==> flow/design.v <==
module ftdi_sync
(
     input           clk_i
    ,input           rst_i
    ,input           ftdi_rxf_i
    ,input           ftdi_txe_i
    ,input  [  7:0]  ftdi_data_in_i
    ,input           inport_valid_i
    ,input  [  7:0]  inport_data_i
    ,input           outport_accept_i
    ,output          ftdi_siwua_o
    ,output          ftdi_wrn_o
    ,output          ftdi_rdn_o
    ,output          ftdi_oen_o
    ,output [  7:0]  ftdi_data_out_o
    ,output          inport_accept_o
    ,output          outport_valid_o
    ,output [  7:0]  outport_data_o
);
wire [7:0] tx_data_w;
wire       tx_valid_w;
wire       tx_accept_w;
wire [6:0] tx_level_w;
ftdi_fifo
#(
    .WIDTH(8),
    .DEPTH(64),
    .ADDR_W(6),
    .COUNT_W(7)
)
u_fifo_out
(
    .clk_i(clk_i),
    .rst_i(rst_i),
    .push_i(inport_valid_i),
    .data_in_i(inport_data_i),
    .accept_o(inport_accept_o),
    .valid_o(tx_valid_w),
    .data_out_o(tx_data_w),
    .pop_i(tx_accept_w),
    .level_o(tx_level_w)
);
wire tx_empty_next_w = (tx_level_w <= 7'd1);
wire [7:0] rx_data_w  = ftdi_data_in_i;
wire       rx_valid_w = !ftdi_rdn_o && !ftdi_rxf_i;
wire       rx_accept_w;
wire [6:0] rx_level_w;
ftdi_fifo
#(
    .WIDTH(8),
    .DEPTH(64),
    .ADDR_W(6),
    .COUNT_W(7)
)
u_fifo_in
(
    .clk_i(clk_i),
    .rst_i(rst_i),
    .push_i(rx_valid_w),
    .data_in_i(rx_data_w),
    .accept_o(rx_accept_w),
    .valid_o(outport_valid_o),
    .data_out_o(outport_data_o),
    .pop_i(outport_accept_i),
    .level_o(rx_level_w)
);
wire rx_full_next_w = (rx_level_w >= 7'd63);
localparam STATE_W           = 2;
localparam STATE_IDLE        = 2'd0;
localparam STATE_TX          = 2'd1;
localparam STATE_RX          = 2'd2;
reg [STATE_W-1:0] state_q;
wire rx_space_w = rx_accept_w;
wire rx_ready_w = !ftdi_rxf_i;
wire tx_space_w = !ftdi_txe_i;
reg  tx_valid_q;
assign tx_accept_w = !tx_valid_q || (state_q == STATE_TX && tx_space_w);
always @ (posedge clk_i or posedge rst_i)
if (rst_i)
    tx_valid_q   <= 1'b0;
else if (tx_accept_w)
    tx_valid_q   <= tx_valid_w;
reg [STATE_W-1:0] next_state_r;
always @ *
begin
    next_state_r = state_q;
    case (state_q)
    STATE_IDLE :
    begin
        if (rx_ready_w && rx_space_w)
            next_state_r    = STATE_RX;
        else if (tx_space_w && (tx_valid_w || tx_valid_q))
            next_state_r    = STATE_TX;
    end
    STATE_RX :
    begin
        if (!rx_ready_w || rx_full_next_w)
            next_state_r  = STATE_IDLE;
    end
    STATE_TX :
    begin
        if (!tx_space_w || tx_empty_next_w)
            next_state_r  = STATE_IDLE;
    end    
    default:
        ;
   endcase
end
always @ (posedge clk_i or posedge rst_i)
if (rst_i)
    state_q   <= STATE_IDLE;
else
    state_q   <= next_state_r;
reg       rdn_q;
reg       wrn_q;
reg       oen_q;
reg [7:0] data_q;
always @ (posedge clk_i or posedge rst_i)
if (rst_i)
    oen_q   <= 1'b1;
else if (state_q == STATE_IDLE && next_state_r == STATE_RX)
    oen_q   <= 1'b0;
else if (state_q == STATE_RX && next_state_r == STATE_IDLE)
    oen_q   <= 1'b1;
always @ (posedge clk_i or posedge rst_i)
if (rst_i)
    rdn_q   <= 1'b1;
else if (state_q == STATE_IDLE && next_state_r == STATE_RX)
    rdn_q   <= 1'b0;
else if (state_q == STATE_RX && next_state_r == STATE_IDLE)
    rdn_q   <= 1'b1;
always @ (posedge clk_i or posedge rst_i)
if (rst_i)
    wrn_q   <= 1'b1;
else if (state_q == STATE_IDLE && next_state_r == STATE_TX)
    wrn_q   <= 1'b0;
else if (state_q == STATE_TX && next_state_r == STATE_IDLE)
    wrn_q   <= 1'b1;
always @ (posedge clk_i or posedge rst_i)
if (rst_i)
    data_q  <= 8'b0;
else if (tx_accept_w)
    data_q  <= tx_data_w;
assign ftdi_wrn_o      = wrn_q;
assign ftdi_rdn_o      = rdn_q;
assign ftdi_oen_o      = oen_q;
assign ftdi_data_out_o = data_q;
assign ftdi_siwua_o    = 1'b1;  
endmodule
module ftdi_fifo
#(
    parameter WIDTH   = 8,
    parameter DEPTH   = 4,
    parameter ADDR_W  = 2,
    parameter COUNT_W = 3
)
(
     input                clk_i
    ,input                rst_i
    ,input  [WIDTH-1:0]   data_in_i
    ,input                push_i
    ,input                pop_i
    ,output [WIDTH-1:0]   data_out_o
    ,output               accept_o
    ,output               valid_o
    ,output [COUNT_W-1:0] level_o
);
reg [WIDTH-1:0]   ram_q[DEPTH-1:0];
reg [ADDR_W-1:0]  rd_ptr_q;
reg [ADDR_W-1:0]  wr_ptr_q;
reg [COUNT_W-1:0] count_q;
always @ (posedge clk_i or posedge rst_i)
if (rst_i)
begin
    count_q   <= {(COUNT_W) {1'b0}};
    rd_ptr_q  <= {(ADDR_W) {1'b0}};
    wr_ptr_q  <= {(ADDR_W) {1'b0}};
end
else
begin
    if (push_i & accept_o)
    begin
        ram_q[wr_ptr_q] <= data_in_i;
        wr_ptr_q        <= wr_ptr_q + 1;
    end
    if (pop_i & valid_o)
        rd_ptr_q      <= rd_ptr_q + 1;
    if ((push_i & accept_o) & ~(pop_i & valid_o))
        count_q <= count_q + 1;
    else if (~(push_i & accept_o) & (pop_i & valid_o))
        count_q <= count_q - 1;
end
/*verilator lint_off WIDTH*/
assign valid_o       = (count_q != 0);
assign accept_o      = (count_q != DEPTH);
/*verilator lint_on WIDTH*/
assign data_out_o    = ram_q[rd_ptr_q];
assign level_o       = count_q;
endmodule
module ftdi_bridge
#(
     parameter MODE             = "SYNC"
    ,parameter CLK_DIV          = 2
    ,parameter GP_OUTPUTS       = 32
    ,parameter GP_INPUTS        = 32
    ,parameter GPIO_ADDRESS     = 32'hf0000000
    ,parameter GP_IN_EVENT_MASK = 0
    ,parameter AXI_ID           = 0
)
(
     input           clk_i
    ,input           rst_i
    ,input           ftdi_rxf_i
    ,input           ftdi_txe_i
    ,input  [  7:0]  ftdi_data_in_i
    ,input           mem_awready_i
    ,input           mem_wready_i
    ,input           mem_bvalid_i
    ,input  [  1:0]  mem_bresp_i
    ,input  [  3:0]  mem_bid_i
    ,input           mem_arready_i
    ,input           mem_rvalid_i
    ,input  [ 31:0]  mem_rdata_i
    ,input  [  1:0]  mem_rresp_i
    ,input  [  3:0]  mem_rid_i
    ,input           mem_rlast_i
    ,input  [ 31:0]  gp_inputs_i
    ,output          ftdi_siwua_o
    ,output          ftdi_wrn_o
    ,output          ftdi_rdn_o
    ,output          ftdi_oen_o
    ,output [  7:0]  ftdi_data_out_o
    ,output          mem_awvalid_o
    ,output [ 31:0]  mem_awaddr_o
    ,output [  3:0]  mem_awid_o
    ,output [  7:0]  mem_awlen_o
    ,output [  1:0]  mem_awburst_o
    ,output          mem_wvalid_o
    ,output [ 31:0]  mem_wdata_o
    ,output [  3:0]  mem_wstrb_o
    ,output          mem_wlast_o
    ,output          mem_bready_o
    ,output          mem_arvalid_o
    ,output [ 31:0]  mem_araddr_o
    ,output [  3:0]  mem_arid_o
    ,output [  7:0]  mem_arlen_o
    ,output [  1:0]  mem_arburst_o
    ,output          mem_rready_o
    ,output [ 31:0]  gp_outputs_o
);
localparam CMD_NOP          = 4'd0;
localparam CMD_WR           = 4'd1;
localparam CMD_RD           = 4'd2;
localparam CMD_GP_WR        = 4'd3;
localparam CMD_GP_RD        = 4'd4;
localparam CMD_GP_RD_CLR    = 4'd5;
localparam CMD_STREAM_ON    = 4'd6;
localparam CMD_STREAM_OFF   = 4'd7;
localparam LEN_W            = 12;
localparam DATA_W           = 8;
localparam STATE_W          = 4;
localparam STATE_IDLE       = 4'd0;
localparam STATE_CMD        = 4'd1;
localparam STATE_LEN        = 4'd2;
localparam STATE_ADDR0      = 4'd3;
localparam STATE_ADDR1      = 4'd4;
localparam STATE_ADDR2      = 4'd5;
localparam STATE_ADDR3      = 4'd6;
localparam STATE_WRITE      = 4'd7;
localparam STATE_READ       = 4'd8;
localparam STATE_DATA0      = 4'd9;
localparam STATE_DATA1      = 4'd10;
localparam STATE_DATA2      = 4'd11;
localparam STATE_DATA3      = 4'd12;
localparam STATE_GP_WR      = 4'd13;
localparam STATE_GP_RD      = 4'd14;
wire [DATA_W-1:0]   data_tx_w;
wire [DATA_W-1:0]   data_rx_w;
wire                wr_w;
wire                rd_w;
wire                wr_accept_w;
wire                rx_ready_w;
wire                read_skip_w;
reg [STATE_W-1:0]   state_q;
reg [LEN_W-1:0]     len_q;
reg [31:0]          mem_addr_q;
reg                 mem_cyc_q;
reg                 mem_wr_q;
reg [1:0]           data_idx_q;
reg [31:0]          data_q;
reg [GP_OUTPUTS-1:0] gp_out_q;
reg [GP_INPUTS-1:0]  gp_in_q;
wire magic_addr_w = (mem_addr_q == 32'd4026531840);
wire wr_byte_w = (state_q == STATE_WRITE) && rx_ready_w && !mem_cyc_q && (len_q != {LEN_W{1'b0}});
reg [STATE_W-1:0] next_state_r;
always @ *
begin
    next_state_r = state_q;
    case (state_q)
    STATE_IDLE :
    begin
        if (rx_ready_w)
            next_state_r    = STATE_CMD;
    end
    STATE_CMD :
    begin
        if (data_rx_w[3:0] == CMD_NOP)
            next_state_r  = STATE_IDLE;
        else if (data_rx_w[3:0] == CMD_WR || data_rx_w[3:0] == CMD_RD)
            next_state_r  = STATE_LEN;
        else if (data_rx_w[3:0] == CMD_GP_WR)
            next_state_r  = STATE_GP_WR;
        else if (data_rx_w[3:0] == CMD_GP_RD)
            next_state_r  = STATE_GP_RD;
        else
            next_state_r  = STATE_IDLE;
    end
    STATE_LEN :
    begin
        if (rx_ready_w)
            next_state_r  = STATE_ADDR0;
    end
    STATE_ADDR0 : if (rx_ready_w) next_state_r  = STATE_ADDR1;
    STATE_ADDR1 : if (rx_ready_w) next_state_r  = STATE_ADDR2;
    STATE_ADDR2 : if (rx_ready_w) next_state_r  = STATE_ADDR3;
    STATE_ADDR3 :
    begin
        if (rx_ready_w && mem_wr_q) 
            next_state_r  = STATE_WRITE;
        else if (rx_ready_w) 
            next_state_r  = STATE_READ;            
    end
    STATE_WRITE :
    begin
        if (len_q == {LEN_W{1'b0}} && (mem_bvalid_i || magic_addr_w))
            next_state_r  = STATE_IDLE;
        else
            next_state_r  = STATE_WRITE;
    end
    STATE_READ :
    begin
        if (mem_rvalid_i || magic_addr_w)
            next_state_r  = STATE_DATA0;
    end
    STATE_DATA0 :
    begin
        if (read_skip_w)
            next_state_r  = STATE_DATA1;
        else if (wr_accept_w && (len_q == {LEN_W{1'b0}}))
            next_state_r  = STATE_IDLE;
        else if (wr_accept_w)
            next_state_r  = STATE_DATA1;
    end
    STATE_DATA1 :
    begin
        if (read_skip_w)
            next_state_r  = STATE_DATA2;
        else if (wr_accept_w && (len_q == {LEN_W{1'b0}}))
            next_state_r  = STATE_IDLE;
        else if (wr_accept_w)
            next_state_r  = STATE_DATA2;
    end
    STATE_DATA2 :
    begin
        if (read_skip_w)
            next_state_r  = STATE_DATA3;
        else if (wr_accept_w && (len_q == {LEN_W{1'b0}}))
            next_state_r  = STATE_IDLE;
        else if (wr_accept_w)
            next_state_r  = STATE_DATA3;
    end
    STATE_DATA3 :
    begin
        if (wr_accept_w && (len_q != {LEN_W{1'b0}}))
            next_state_r  = STATE_READ;
        else if (wr_accept_w)
            next_state_r  = STATE_IDLE;
    end
    STATE_GP_WR :
    begin
        if (rx_ready_w)
            next_state_r  = STATE_IDLE;
    end
    STATE_GP_RD :
    begin
        if (wr_accept_w)
            next_state_r  = STATE_IDLE;
    end
    default:
        ;
   endcase
end
always @ (posedge clk_i or posedge rst_i)
if (rst_i)
    state_q   <= STATE_IDLE;
else
    state_q   <= next_state_r;
assign wr_w = (((state_q == STATE_DATA0) |
               (state_q == STATE_DATA1) |
               (state_q == STATE_DATA2) |
               (state_q == STATE_DATA3)) && !read_skip_w) |
              (state_q == STATE_GP_RD);
assign rd_w = (state_q == STATE_CMD) |
              (state_q == STATE_LEN) |
              (state_q == STATE_ADDR0) |
              (state_q == STATE_ADDR1) |
              (state_q == STATE_ADDR2) |
              (state_q == STATE_ADDR3) |
              (state_q == STATE_WRITE && !mem_cyc_q && len_q != {LEN_W{1'b0}}) |
              (state_q == STATE_GP_WR);
always @ (posedge clk_i or posedge rst_i)
if (rst_i)
    len_q       <= {LEN_W{1'b0}};
else if (state_q == STATE_CMD && rx_ready_w)
    len_q[11:8] <= data_rx_w[7:4];
else if (state_q == STATE_LEN && rx_ready_w)
    len_q[7:0]  <= data_rx_w[7:0];
else if (wr_byte_w)
    len_q       <= len_q - {{(LEN_W-1){1'b0}}, 1'b1};
else if (state_q == STATE_READ && ((mem_cyc_q && mem_rvalid_i) || magic_addr_w))
    len_q       <= len_q - {{(LEN_W-1){1'b0}}, 1'b1};
else if (((state_q == STATE_DATA0) || (state_q == STATE_DATA1) || (state_q == STATE_DATA2)) && wr_accept_w && !read_skip_w)
    len_q       <= len_q - {{(LEN_W-1){1'b0}}, 1'b1};
always @ (posedge clk_i or posedge rst_i)
if (rst_i)
    mem_addr_q        <= 'd0;
else if (state_q == STATE_ADDR0 && rx_ready_w)
    mem_addr_q[31:24] <= data_rx_w;
else if (state_q == STATE_ADDR1 && rx_ready_w)
    mem_addr_q[23:16] <= data_rx_w;
else if (state_q == STATE_ADDR2 && rx_ready_w)
    mem_addr_q[15:8]  <= data_rx_w;
else if (state_q == STATE_ADDR3 && rx_ready_w)
    mem_addr_q[7:0]   <= data_rx_w;
else if (state_q == STATE_WRITE && (mem_cyc_q && mem_bvalid_i))
    mem_addr_q        <= {mem_addr_q[31:2], 2'b0} + 'd4;
else if (state_q == STATE_READ && (mem_cyc_q && mem_rvalid_i))
    mem_addr_q        <= {mem_addr_q[31:2], 2'b0} + 'd4;
always @ (posedge clk_i or posedge rst_i)
if (rst_i)
    data_idx_q <= 2'b0;
else if (state_q == STATE_ADDR3)
    data_idx_q <= data_rx_w[1:0];
else if (wr_byte_w)
    data_idx_q <= data_idx_q + 2'd1;
else if (((state_q == STATE_DATA0) || (state_q == STATE_DATA1) || (state_q == STATE_DATA2)) && (data_idx_q != 2'b0))
    data_idx_q <= data_idx_q - 2'd1;
assign read_skip_w = (data_idx_q != 2'b0);
always @ (posedge clk_i or posedge rst_i)
if (rst_i)
    data_q <= 32'b0;
else if (state_q == STATE_IDLE)
    data_q <= {{(32-GP_INPUTS){1'b0}}, gp_in_q};
else if (wr_byte_w)
begin
    case (data_idx_q)
        2'd0: data_q[7:0]   <= data_rx_w;
        2'd1: data_q[15:8]  <= data_rx_w;
        2'd2: data_q[23:16] <= data_rx_w;
        2'd3: data_q[31:24] <= data_rx_w;
    endcase
end
else if (state_q == STATE_READ && mem_rvalid_i)
    data_q <= mem_rdata_i;
else if (((state_q == STATE_DATA0) || (state_q == STATE_DATA1) || (state_q == STATE_DATA2)) && (wr_accept_w || read_skip_w))
    data_q <= {8'b0, data_q[31:8]};
assign data_tx_w  = data_q[7:0];
assign mem_wdata_o = data_q;
reg mem_awvalid_q;
reg mem_awvalid_r;
reg mem_wvalid_q;
reg mem_wvalid_r;
always @ *
begin
    mem_awvalid_r = 1'b0;
    mem_wvalid_r  = 1'b0;
    if (mem_awvalid_o && !mem_awready_i)
        mem_awvalid_r = mem_awvalid_q;
    else if (mem_awvalid_o)
        mem_awvalid_r = 1'b0;
    else if (wr_byte_w && (data_idx_q == 2'd3 || len_q == 1))
        mem_awvalid_r = !magic_addr_w;
    if (mem_wvalid_o && !mem_wready_i)
        mem_wvalid_r = mem_wvalid_q;
    else if (mem_wvalid_o)
        mem_wvalid_r = 1'b0;
    else if (wr_byte_w && (data_idx_q == 2'd3 || len_q == 1))
        mem_wvalid_r = !magic_addr_w;
end
always @ (posedge clk_i or posedge rst_i)
if (rst_i)
begin
    mem_awvalid_q <= 1'b0;
    mem_wvalid_q  <= 1'b0;
end
else
begin
    mem_awvalid_q <= mem_awvalid_r;
    mem_wvalid_q  <= mem_wvalid_r;
end
assign mem_awvalid_o = mem_awvalid_q;
assign mem_wvalid_o  = mem_wvalid_q;
assign mem_awaddr_o  = {mem_addr_q[31:2], 2'b0};
assign mem_awid_o    = AXI_ID;
assign mem_awlen_o   = 8'b0;
assign mem_awburst_o = 2'b01;
assign mem_wlast_o   = 1'b1;
assign mem_bready_o = 1'b1;
reg mem_arvalid_q;
reg mem_arvalid_r;
always @ *
begin
    mem_arvalid_r = 1'b0;
    if (mem_arvalid_o && !mem_arready_i)
        mem_arvalid_r = mem_arvalid_q;
    else if (mem_arvalid_o)
        mem_arvalid_r = 1'b0;
    else if (state_q == STATE_READ && !mem_cyc_q)
        mem_arvalid_r = !magic_addr_w;
end
always @ (posedge clk_i or posedge rst_i)
if (rst_i)
    mem_arvalid_q <= 1'b0;
else
    mem_arvalid_q <= mem_arvalid_r;
assign mem_arvalid_o = mem_arvalid_q;
assign mem_araddr_o  = {mem_addr_q[31:2], 2'b0};
assign mem_arid_o    = AXI_ID;
assign mem_arlen_o   = 8'b0;
assign mem_arburst_o = 2'b01;
assign mem_rready_o  = 1'b1;
reg [3:0] mem_sel_q;
reg [3:0] mem_sel_r;
always @ *
begin
    mem_sel_r = 4'b1111;
    case (data_idx_q)
    2'd0: mem_sel_r = 4'b0001;
    2'd1: mem_sel_r = 4'b0011;
    2'd2: mem_sel_r = 4'b0111;
    2'd3: mem_sel_r = 4'b1111;
    endcase
    case (mem_addr_q[1:0])
    2'd0: mem_sel_r = mem_sel_r & 4'b1111;
    2'd1: mem_sel_r = mem_sel_r & 4'b1110;
    2'd2: mem_sel_r = mem_sel_r & 4'b1100;
    2'd3: mem_sel_r = mem_sel_r & 4'b1000;
    endcase
end
always @ (posedge clk_i or posedge rst_i)
if (rst_i)
    mem_sel_q    <= 4'b0;
else if (state_q == STATE_IDLE)
    mem_sel_q   <= 4'b1111;
else if (wr_byte_w && (data_idx_q == 2'd3 || len_q == 1))
    mem_sel_q   <= mem_sel_r;
assign mem_wstrb_o  = mem_sel_q;
always @ (posedge clk_i or posedge rst_i)
if (rst_i)
    mem_wr_q    <= 1'b0;
else if (state_q == STATE_CMD && rx_ready_w)
    mem_wr_q    <= (data_rx_w[3:0] == CMD_WR);
always @ (posedge clk_i or posedge rst_i)
if (rst_i == 1'b1)
    mem_cyc_q <= 1'b0;
else if (mem_arvalid_r || mem_awvalid_r)
    mem_cyc_q <= 1'b1;
else if (mem_bvalid_i || mem_rvalid_i)
    mem_cyc_q <= 1'b0;
reg gpio_wr_q;
always @ (posedge clk_i or posedge rst_i)
if (rst_i)
    gpio_wr_q <= 1'b0;
else if (magic_addr_w && wr_byte_w && (data_idx_q == 2'd3 || len_q == 1))
    gpio_wr_q <= 1'b1;
else
    gpio_wr_q <= 1'b0;
always @ (posedge clk_i or posedge rst_i)
if (rst_i)
    gp_out_q <= {(GP_OUTPUTS){1'b0}};
else if (state_q == STATE_GP_WR && rx_ready_w)
    gp_out_q <= {{(GP_OUTPUTS-8){1'b0}}, data_rx_w};
else if (gpio_wr_q)
    gp_out_q <= data_q[GP_OUTPUTS-1:0];
assign gp_outputs_o = gp_out_q;
reg [GP_INPUTS-1:0]  gp_in_r;
always @ *
begin
    if ((state_q == STATE_GP_RD) && wr_accept_w)
        gp_in_r = gp_inputs_i;
    else
        gp_in_r = (gp_in_q & GP_IN_EVENT_MASK) | gp_inputs_i;
end
always @ (posedge clk_i or posedge rst_i)
if (rst_i)
    gp_in_q <= {(GP_INPUTS){1'b0}};
else
    gp_in_q <= gp_in_r;
generate
if (1)
begin
    ftdi_sync
    u_sync
    (
        .clk_i(clk_i),
        .rst_i(rst_i),
        .ftdi_rxf_i(ftdi_rxf_i),
        .ftdi_txe_i(ftdi_txe_i),
        .ftdi_siwua_o(ftdi_siwua_o),
        .ftdi_wrn_o(ftdi_wrn_o),
        .ftdi_rdn_o(ftdi_rdn_o),
        .ftdi_oen_o(ftdi_oen_o),
        .ftdi_data_out_o(ftdi_data_out_o),
        .ftdi_data_in_i(ftdi_data_in_i),
        .outport_valid_o(rx_ready_w),
        .outport_data_o(data_rx_w),
        .outport_accept_i(rd_w),
        .inport_valid_i(wr_w),
        .inport_data_i(data_tx_w),
        .inport_accept_o(wr_accept_w)
    );
end
endgenerate
endmodule
Reports on ftdi_bridge:

Tool output for the design above before and after an edit, in the order of the flow.
"unedited" refers to lines of the RTL above, "edited" to lines of the edited file.
"change" is "edited" less "unedited", of the values as shown; "relative change" is that difference over "unedited", in percent.
Library cell names are shortened.
Not given: n/a

* design top: ftdi_bridge
* clock port: clk_i
* cell library: sky130hd
* timing corner: tt_025C_1v80

Diff:

Unified diff, file above to edited file.
A script made this edit. It changes what the design does and was not meant as an optimisation.

```diff
@@ -421,5 +421,5 @@
     len_q       <= len_q - {{(LEN_W-1){1'b0}}, 1'b1};
 else if (((state_q == STATE_DATA0) || (state_q == STATE_DATA1) || (state_q == STATE_DATA2)) && wr_accept_w && !read_skip_w)
-    len_q       <= len_q - {{(LEN_W-1){1'b0}}, 1'b1};
+    len_q       <= len_q ^ {{(LEN_W-1){1'b0}}, 1'b1};
 always @ (posedge clk_i or posedge rst_i)
 if (rst_i)
```

Elaborated design:

Counts by Yosys on the flattened word-level netlist (proc, flatten, opt, wreduce). Print and check cells are left out. Cells with the same type and inputs are merged into one.

Operators by class
* equality and inequality tests: unedited 306, edited 306, change 0, relative change 0.00%
* muxes and demuxes: unedited 107, edited 106, change -1, relative change -0.93%
* bitwise gates (word level): unedited 28, edited 29, change +1, relative change +3.57%
* reduce/logical cells: unedited 236, edited 238, change +2, relative change +0.85%
* order comparisons: unedited 2, edited 2, change 0, relative change 0.00%
* add/sub/neg operators: unedited 12, edited 12, change 0, relative change 0.00%

Operator list
* 3-bit nonzero test: unedited 5, edited 7, change +2, relative change +40.00%
* 8-bit two-way mux: unedited 42, edited 41, change -1, relative change -2.38%
* 4-bit two-way mux: unedited 31, edited 30, change -1, relative change -3.23%
* 1-bit two-way mux: unedited 14, edited 15, change +1, relative change +7.14%
* 1-bit NOT: unedited 9, edited 10, change +1, relative change +11.11%
* 2-bit AND reduction: unedited 6, edited 7, change +1, relative change +16.67%
* 4-bit nonzero test: unedited 3, edited 2, change -1, relative change -33.33%
* 6-bit equality test (second input constant): unedited 128, edited 128, change 0, relative change 0.00%
* 3-bit AND reduction: unedited 128, edited 128, change 0, relative change 0.00%
* 6-bit by 5-bit equality test with 1-bit output (second input constant): unedited 64, edited 64, change 0, relative change 0.00%
* 1-bit logical AND: unedited 42, edited 42, change 0, relative change 0.00%
* 6-bit by 4-bit equality test with 1-bit output (second input constant): unedited 32, edited 32, change 0, relative change 0.00%
* 6-bit by 3-bit equality test with 1-bit output (second input constant): unedited 16, edited 16, change 0, relative change 0.00%
* 1-bit logical OR: unedited 14, edited 14, change 0, relative change 0.00%
* 1-bit OR: unedited 11, edited 11, change 0, relative change 0.00%
* 1-bit zero test: unedited 10, edited 10, change 0, relative change 0.00%
* 1-bit bitwise AND: unedited 8, edited 8, change 0, relative change 0.00%
* 6-bit by 2-bit equality test with 1-bit output (second input constant): unedited 8, edited 8, change 0, relative change 0.00%
* 2-bit nonzero test: unedited 8, edited 8, change 0, relative change 0.00%
* 4-bit equality test (second input constant): unedited 7, edited 7, change 0, relative change 0.00%
* 2-bit two-way mux: unedited 7, edited 7, change 0, relative change 0.00%
* 2-bit by 1-bit inequality test with 1-bit output (second input constant): unedited 7, edited 7, change 0, relative change 0.00%
* 2-bit inequality test (second input constant): unedited 7, edited 7, change 0, relative change 0.00%
* 2-bit equality test (second input constant): unedited 6, edited 6, change 0, relative change 0.00%
* 4-bit by 3-bit equality test with 1-bit output (second input constant): unedited 5, edited 5, change 0, relative change 0.00%
* 6-bit by 1-bit adder with 6-bit output (second input constant): unedited 4, edited 4, change 0, relative change 0.00%
* 2-bit by 1-bit equality test with 1-bit output (second input constant): unedited 4, edited 4, change 0, relative change 0.00%
* 4-bit by 2-bit equality test with 1-bit output (second input constant): unedited 4, edited 4, change 0, relative change 0.00%

The list need not be complete.

Storage and ports
* flip-flop bits (word level): unedited 1231, edited 1231, change 0, relative change 0.00%
* bits of input ports: unedited 94, edited 94, change 0, relative change 0.00%
* output and inout port bits: unedited 178, edited 178, change 0, relative change 0.00%

Logic depth:

Longest topological path by Yosys (ltp), each cell counted once; first at word level (registers and memories cut), then after technology mapping (sequential cells cut; the memories' decode and read muxes count).

Logic depth
* word-level depth: unedited 12, edited 12, change 0, relative change 0.00%
* ABC_AREA: unedited 0, edited 0
* gate-level depth with buffers: unedited 19, edited 19, change 0, relative change 0.00%
* depth with buffers taken out: unedited 18, edited 18, change 0, relative change 0.00%

Mapped cells and area:

Source: synth_stat.txt of the flow (Yosys; design flattened, memories mapped). It holds for the ABC_AREA given above (unset counts as 0); a run with the other value may have another netlist.

Cell types
* nand3_1: unedited 210, edited 75, change -135, relative change -64.29%
* a221oi_1: unedited 12, edited 83, change +71, relative change +591.67%
* a22o_1: unedited 29, edited 95, change +66, relative change +227.59%
* nor2_1: unedited 322, edited 372, change +50, relative change +15.53%
* clkbuf_1: unedited 138, edited 89, change -49, relative change -35.51%
* nand4_1: unedited 117, edited 74, change -43, relative change -36.75%
* and3_1: unedited 89, edited 46, change -43, relative change -48.31%
* nor3_1: unedited 59, edited 31, change -28, relative change -47.46%
* nand2_1: unedited 275, edited 250, change -25, relative change -9.09%
* a32oi_1: unedited 41, edited 20, change -21, relative change -51.22%
* a2111oi_0: unedited 25, edited 10, change -15, relative change -60.00%
* o31ai_1: unedited 19, edited 4, change -15, relative change -78.95%
* o21ai_0: unedited 85, edited 99, change +14, relative change +16.47%
* mux2i_1: unedited 64, edited 54, change -10, relative change -15.62%
* buf_1: unedited 19, edited 9, change -10, relative change -52.63%
* a222oi_1: unedited 2, edited 12, change +10, relative change +500.00%
* and3b_1: unedited 14, edited 5, change -9, relative change -64.29%
* a31oi_1: unedited 11, edited 20, change +9, relative change +81.82%

The list need not be complete.

Mapped netlist
* flip-flop cells: unedited 1243, edited 1243, change 0, relative change 0.00%
* mapped cells: unedited 3746, edited 3546, change -200, relative change -5.34%
* buffer cells: unedited 292, edited 229, change -63, relative change -21.58%
* cell area after synthesis (mm²): unedited 0.0512254, edited 0.0504209, change -0.0008045, relative change -1.57%
* area of sequential cells (mm²): unedited 0.0362348, edited 0.0362348, change 0.0000000, relative change 0.00%

The figures by module come from a second, unflattened synthesis with its own total; it is not the netlist above.

Unflattened totals
* cells (unflattened synthesis): unedited 4064, edited 4050, change -14, relative change -0.34%
* area (unflattened synthesis) (mm²): unedited 0.0528419, edited 0.0529082, change +0.0000663, relative change +0.13%

Rows give one instance, submodules left out.

Modules, unedited
* ftdi_fifo: cells 1503, area 0.0215369 mm², instances 2
* ftdi_bridge: cells 999, area 0.0090912 mm², instances 1
* ftdi_sync: cells 59, area 0.0006769 mm², instances 1

Modules, edited
* ftdi_fifo: cells 1503, area 0.0215369 mm², instances 2
* ftdi_bridge: cells 985, area 0.0091575 mm², instances 1
* ftdi_sync: cells 59, area 0.0006769 mm², instances 1

Timing after synthesis:

Source: OpenSTA report_checks on the synthesized netlist (no wires, ideal clock, input and output delay 20% of the period each), path of least setup slack; recovery checks are left aside. Register names are those of the netlist, which keeps one name where synthesis merged equal registers.

Timing after synthesis
* kind: unedited input-to-reg, edited input-to-reg
* from: unedited in rst_i, edited in rst_i
* to: unedited reg genblk1.u_sync.u_fifo_in.ram_q[60][0], edited reg genblk1.u_sync.u_fifo_in.ram_q[29][0]
* clock period (ns): unedited 10.0, edited 10.0, change 0.0, relative change 0.00%
* arrival time (ns): unedited 8.857, edited 8.834, change -0.023, relative change -0.26%
* path slack (ns): unedited 0.859, edited 0.881, change +0.022
* path delay (ns): unedited 7.142, edited 7.119, change -0.023, relative change -0.32%
* setup time (ns): unedited 0.285, edited 0.285, change 0.000
* input delay (ns): unedited 2.000, edited 2.000, change 0.000, relative change 0.00%
* stages on the path: unedited 4, edited 4, change 0, relative change 0.00%
* time at the first pin (ns): unedited 2.000, edited 2.000, change 0.000, relative change 0.00%
* data required time (ns): unedited 9.715, edited 9.715, change 0.000, relative change 0.00%
* synthesis period reached (ns): unedited 9.141, edited 9.119, change -0.022, relative change -0.24%

"path delay" is the arrival time less input delay plus setup time.
"stages on the path" counts driving pins, that of a launching flip-flop among them; a cell with two outputs on the path counts twice.
"synthesis period reached" = period - worst setup slack (recovery checks aside). The figure is calculated, with input and output delays left at 20% of the set period.
The rows between start and end are the longest chain of elaborated cells between them; the timing report does not say that the signal goes this way. Where chains are equally long, one stands for them.
A line is the first line of the expression or statement that the cell stems from. Yosys adds cells for indexed reads and writes and turns some case tables into memories.

On the way, after synthesis, unedited:
* cells stage by stage: clkinv_1 -> and3_1 -> nand3_1 -> nor2_1
* length of the longest elaborated chain: 2
* elaborated cells on any way between the ends: 2
* source lines of those cells: 0
* those cells by class: logic (1); reduce/logical (1)

RTL lines, path after synthesis, unedited
* from (decl): RTL line 212 `,input           rst_i`
* 1-bit NOT
* 3-bit AND reduction
* to (assign): RTL line 183 `ram_q[wr_ptr_q] <= data_in_i;`
* to (decl): RTL line 168 `reg [WIDTH-1:0]   ram_q[DEPTH-1:0];`

On the way, after synthesis, edited:
* cells stage by stage: clkinv_1 -> and3_1 -> nand2_1 -> nor2_1
* length of the longest elaborated chain: 2
* elaborated cells on any way between the ends: 2
* source lines of those cells: 0
* those cells by class: logic (1); reduce/logical (1)

RTL lines, path after synthesis, edited
* from (decl): RTL line 212 `,input           rst_i`
* 1-bit NOT
* 3-bit AND reduction
* to (assign): RTL line 183 `ram_q[wr_ptr_q] <= data_in_i;`
* to (decl): RTL line 168 `reg [WIDTH-1:0]   ram_q[DEPTH-1:0];`

Timing after layout:

From the final timing report of the runs of pair 1: the path of least setup slack in the routed layout; clock arrival at registers is part of the times.

Timing after layout
* kind: unedited reg-to-reg, edited reg-to-reg
* from: unedited reg genblk1.u_sync.u_fifo_in.rd_ptr_q[3], edited reg genblk1.u_sync.u_fifo_in.rd_ptr_q[0]
* to: unedited reg mem_addr_q[17], edited reg len_q[7]
* arrival time (ns): unedited 5.22, edited 5.22, change 0.00, relative change 0.00%
* data required time (ns): unedited 6.03, edited 6.08, change +0.05, relative change +0.83%
* setup time (ns): unedited 0.11, edited 0.08, change -0.03
* clock period (ns): unedited 5.43, edited 5.43, change 0.00, relative change 0.00%
* stages on the path: unedited 10, edited 11, change +1, relative change +10.00%
* time at the first pin (ns): unedited 0.70, edited 0.75, change +0.05, relative change +7.14%
* path slack (ns): unedited 0.81, edited 0.86, change +0.05

The rows between start and end are the longest chain of elaborated cells between them; the timing report does not say that the signal goes this way. Where chains are equally long, one stands for them.
A register here has more assigning lines than the two given.

On the way, after layout, unedited:
* cells stage by stage: dfrtp_2 -> nand2b_1 -> nor2_1 -> a2111oi_0 -> nor4bb_1 -> nand4_1 -> a21oi_2 -> buf_12 -> a22oi_1 -> o22a_1
* length of the longest elaborated chain: 3
* elaborated cells on any way between the ends: 66
* source lines of those cells: 2
* those cells by class: eq/ne (63); mux (2); reduce/logical (1)

RTL lines, path after layout, unedited
* from (decl): RTL line 169 `reg [ADDR_W-1:0]  rd_ptr_q;`
* from (assign): RTL line 176 `rd_ptr_q  <= {(ADDR_W) {1'b0}};`
* from (assign): RTL line 187 `rd_ptr_q      <= rd_ptr_q + 1;`
* 6-bit equality test: RTL line 197 `assign data_out_o    = ram_q[rd_ptr_q];`
* 8-bit case mux with 64-bit select: RTL line 197
* 8-bit two-way mux: RTL line 429 `else if (state_q == STATE_ADDR1 && rx_ready_w)`
* to (assign): RTL line 430 `mem_addr_q[23:16] <= data_rx_w;`
* to (assign): RTL line 436 `mem_addr_q        <= {mem_addr_q[31:2], 2'b0} + 'd4;`
* to (decl): RTL line 286 `reg [31:0]          mem_addr_q;`

On the way, after layout, edited:
* cells stage by stage: dfrtp_1 -> inv_1 -> ha_1 -> nand3b_1 -> nor2_1 -> a22oi_1 -> nand4_1 -> a221oi_1 -> a41oi_2 -> inv_1 -> o211ai_1
* length of the longest elaborated chain: 3
* elaborated cells on any way between the ends: 66
* source lines of those cells: 2
* those cells by class: eq/ne (63); mux (2); reduce/logical (1)

RTL lines, path after layout, edited
* from (decl): RTL line 169 `reg [ADDR_W-1:0]  rd_ptr_q;`
* from (assign): RTL line 176 `rd_ptr_q  <= {(ADDR_W) {1'b0}};`
* from (assign): RTL line 187 `rd_ptr_q      <= rd_ptr_q + 1;`
* 6-bit equality test: RTL line 197 `assign data_out_o    = ram_q[rd_ptr_q];`
* 8-bit case mux with 64-bit select: RTL line 197
* 8-bit two-way mux: RTL line 416 `else if (state_q == STATE_LEN && rx_ready_w)`
* to (assign): RTL line 417 `len_q[7:0]  <= data_rx_w[7:0];`
* to (assign): RTL line 419 `len_q       <= len_q - {{(LEN_W-1){1'b0}}, 1'b1};`
* to (decl): RTL line 285 `reg [LEN_W-1:0]     len_q;`

Layout results:

Runs of the flow (Yosys, OpenROAD) on both versions; the two runs of a pair have the same settings. The constraints put input and output delay at 20% of the set period each and load the outputs with 0.01 pF.

Flow settings, pair 1:
* CORE_UTILIZATION: 40
* period_ns: 5.43
* CAP_MARGIN: 20
* CORE_MARGIN: 2
* SLEW_MARGIN: 20

Results, pair 1
* post-route utilization: unedited 0.471, edited 0.474, change +0.003
* final worst hold slack (ns): unedited 0.435, edited 0.460, change +0.025
* power consumption (W): unedited 0.03108, edited 0.029417, change -0.001663, relative change -5.35%
* standard-cell area after routing (mm²): unedited 0.0599312, edited 0.0594971, change -0.0004341, relative change -0.72%
* total die area (mm²): unedited 0.130943, edited 0.12891, change -0.002033, relative change -1.55%
* worst setup slack after layout (ns): unedited 0.812, edited 0.859, change +0.047
* setup TNS (ns): unedited 0.000, edited 0.000, change 0.000
* post-synthesis cell area (mm²): unedited 0.0512254, edited 0.0504209, change -0.0008045, relative change -1.57%

Flow settings, pair 2:
* CAP_MARGIN: 25
* CELL_PAD_IN_SITES_GLOBAL_PLACEMENT: 3
* CORE_UTILIZATION: 17
* CTS_CLUSTER_DIAMETER: 340
* MAX_ROUTING_LAYER: met5
* MIN_ROUTING_LAYER: met1
* PLACE_DENSITY_LB_ADDON: 0.0
* SETUP_SLACK_MARGIN: -0.49
* period_ns: 5.85
* CORE_MARGIN: 2
* SLEW_MARGIN: 20

Results, pair 2
* post-route utilization: unedited 0.219, edited 0.219, change 0.000
* final worst hold slack (ns): unedited 0.451, edited 0.413, change -0.038
* power consumption (W): unedited 0.033776, edited 0.030402, change -0.003374, relative change -9.99%
* standard-cell area after routing (mm²): unedited 0.0655491, edited 0.0645156, change -0.0010335, relative change -1.58%
* total die area (mm²): unedited 0.305732, edited 0.300967, change -0.004765, relative change -1.56%
* worst setup slack after layout (ns): unedited 1.057, edited 0.663, change -0.394
* setup TNS (ns): unedited 0.000, edited 0.000, change 0.000
* post-synthesis cell area (mm²): unedited 0.0512254, edited 0.0504209, change -0.0008045, relative change -1.57%

"power consumption" is the tool's figure for a default switching activity; nothing was simulated.
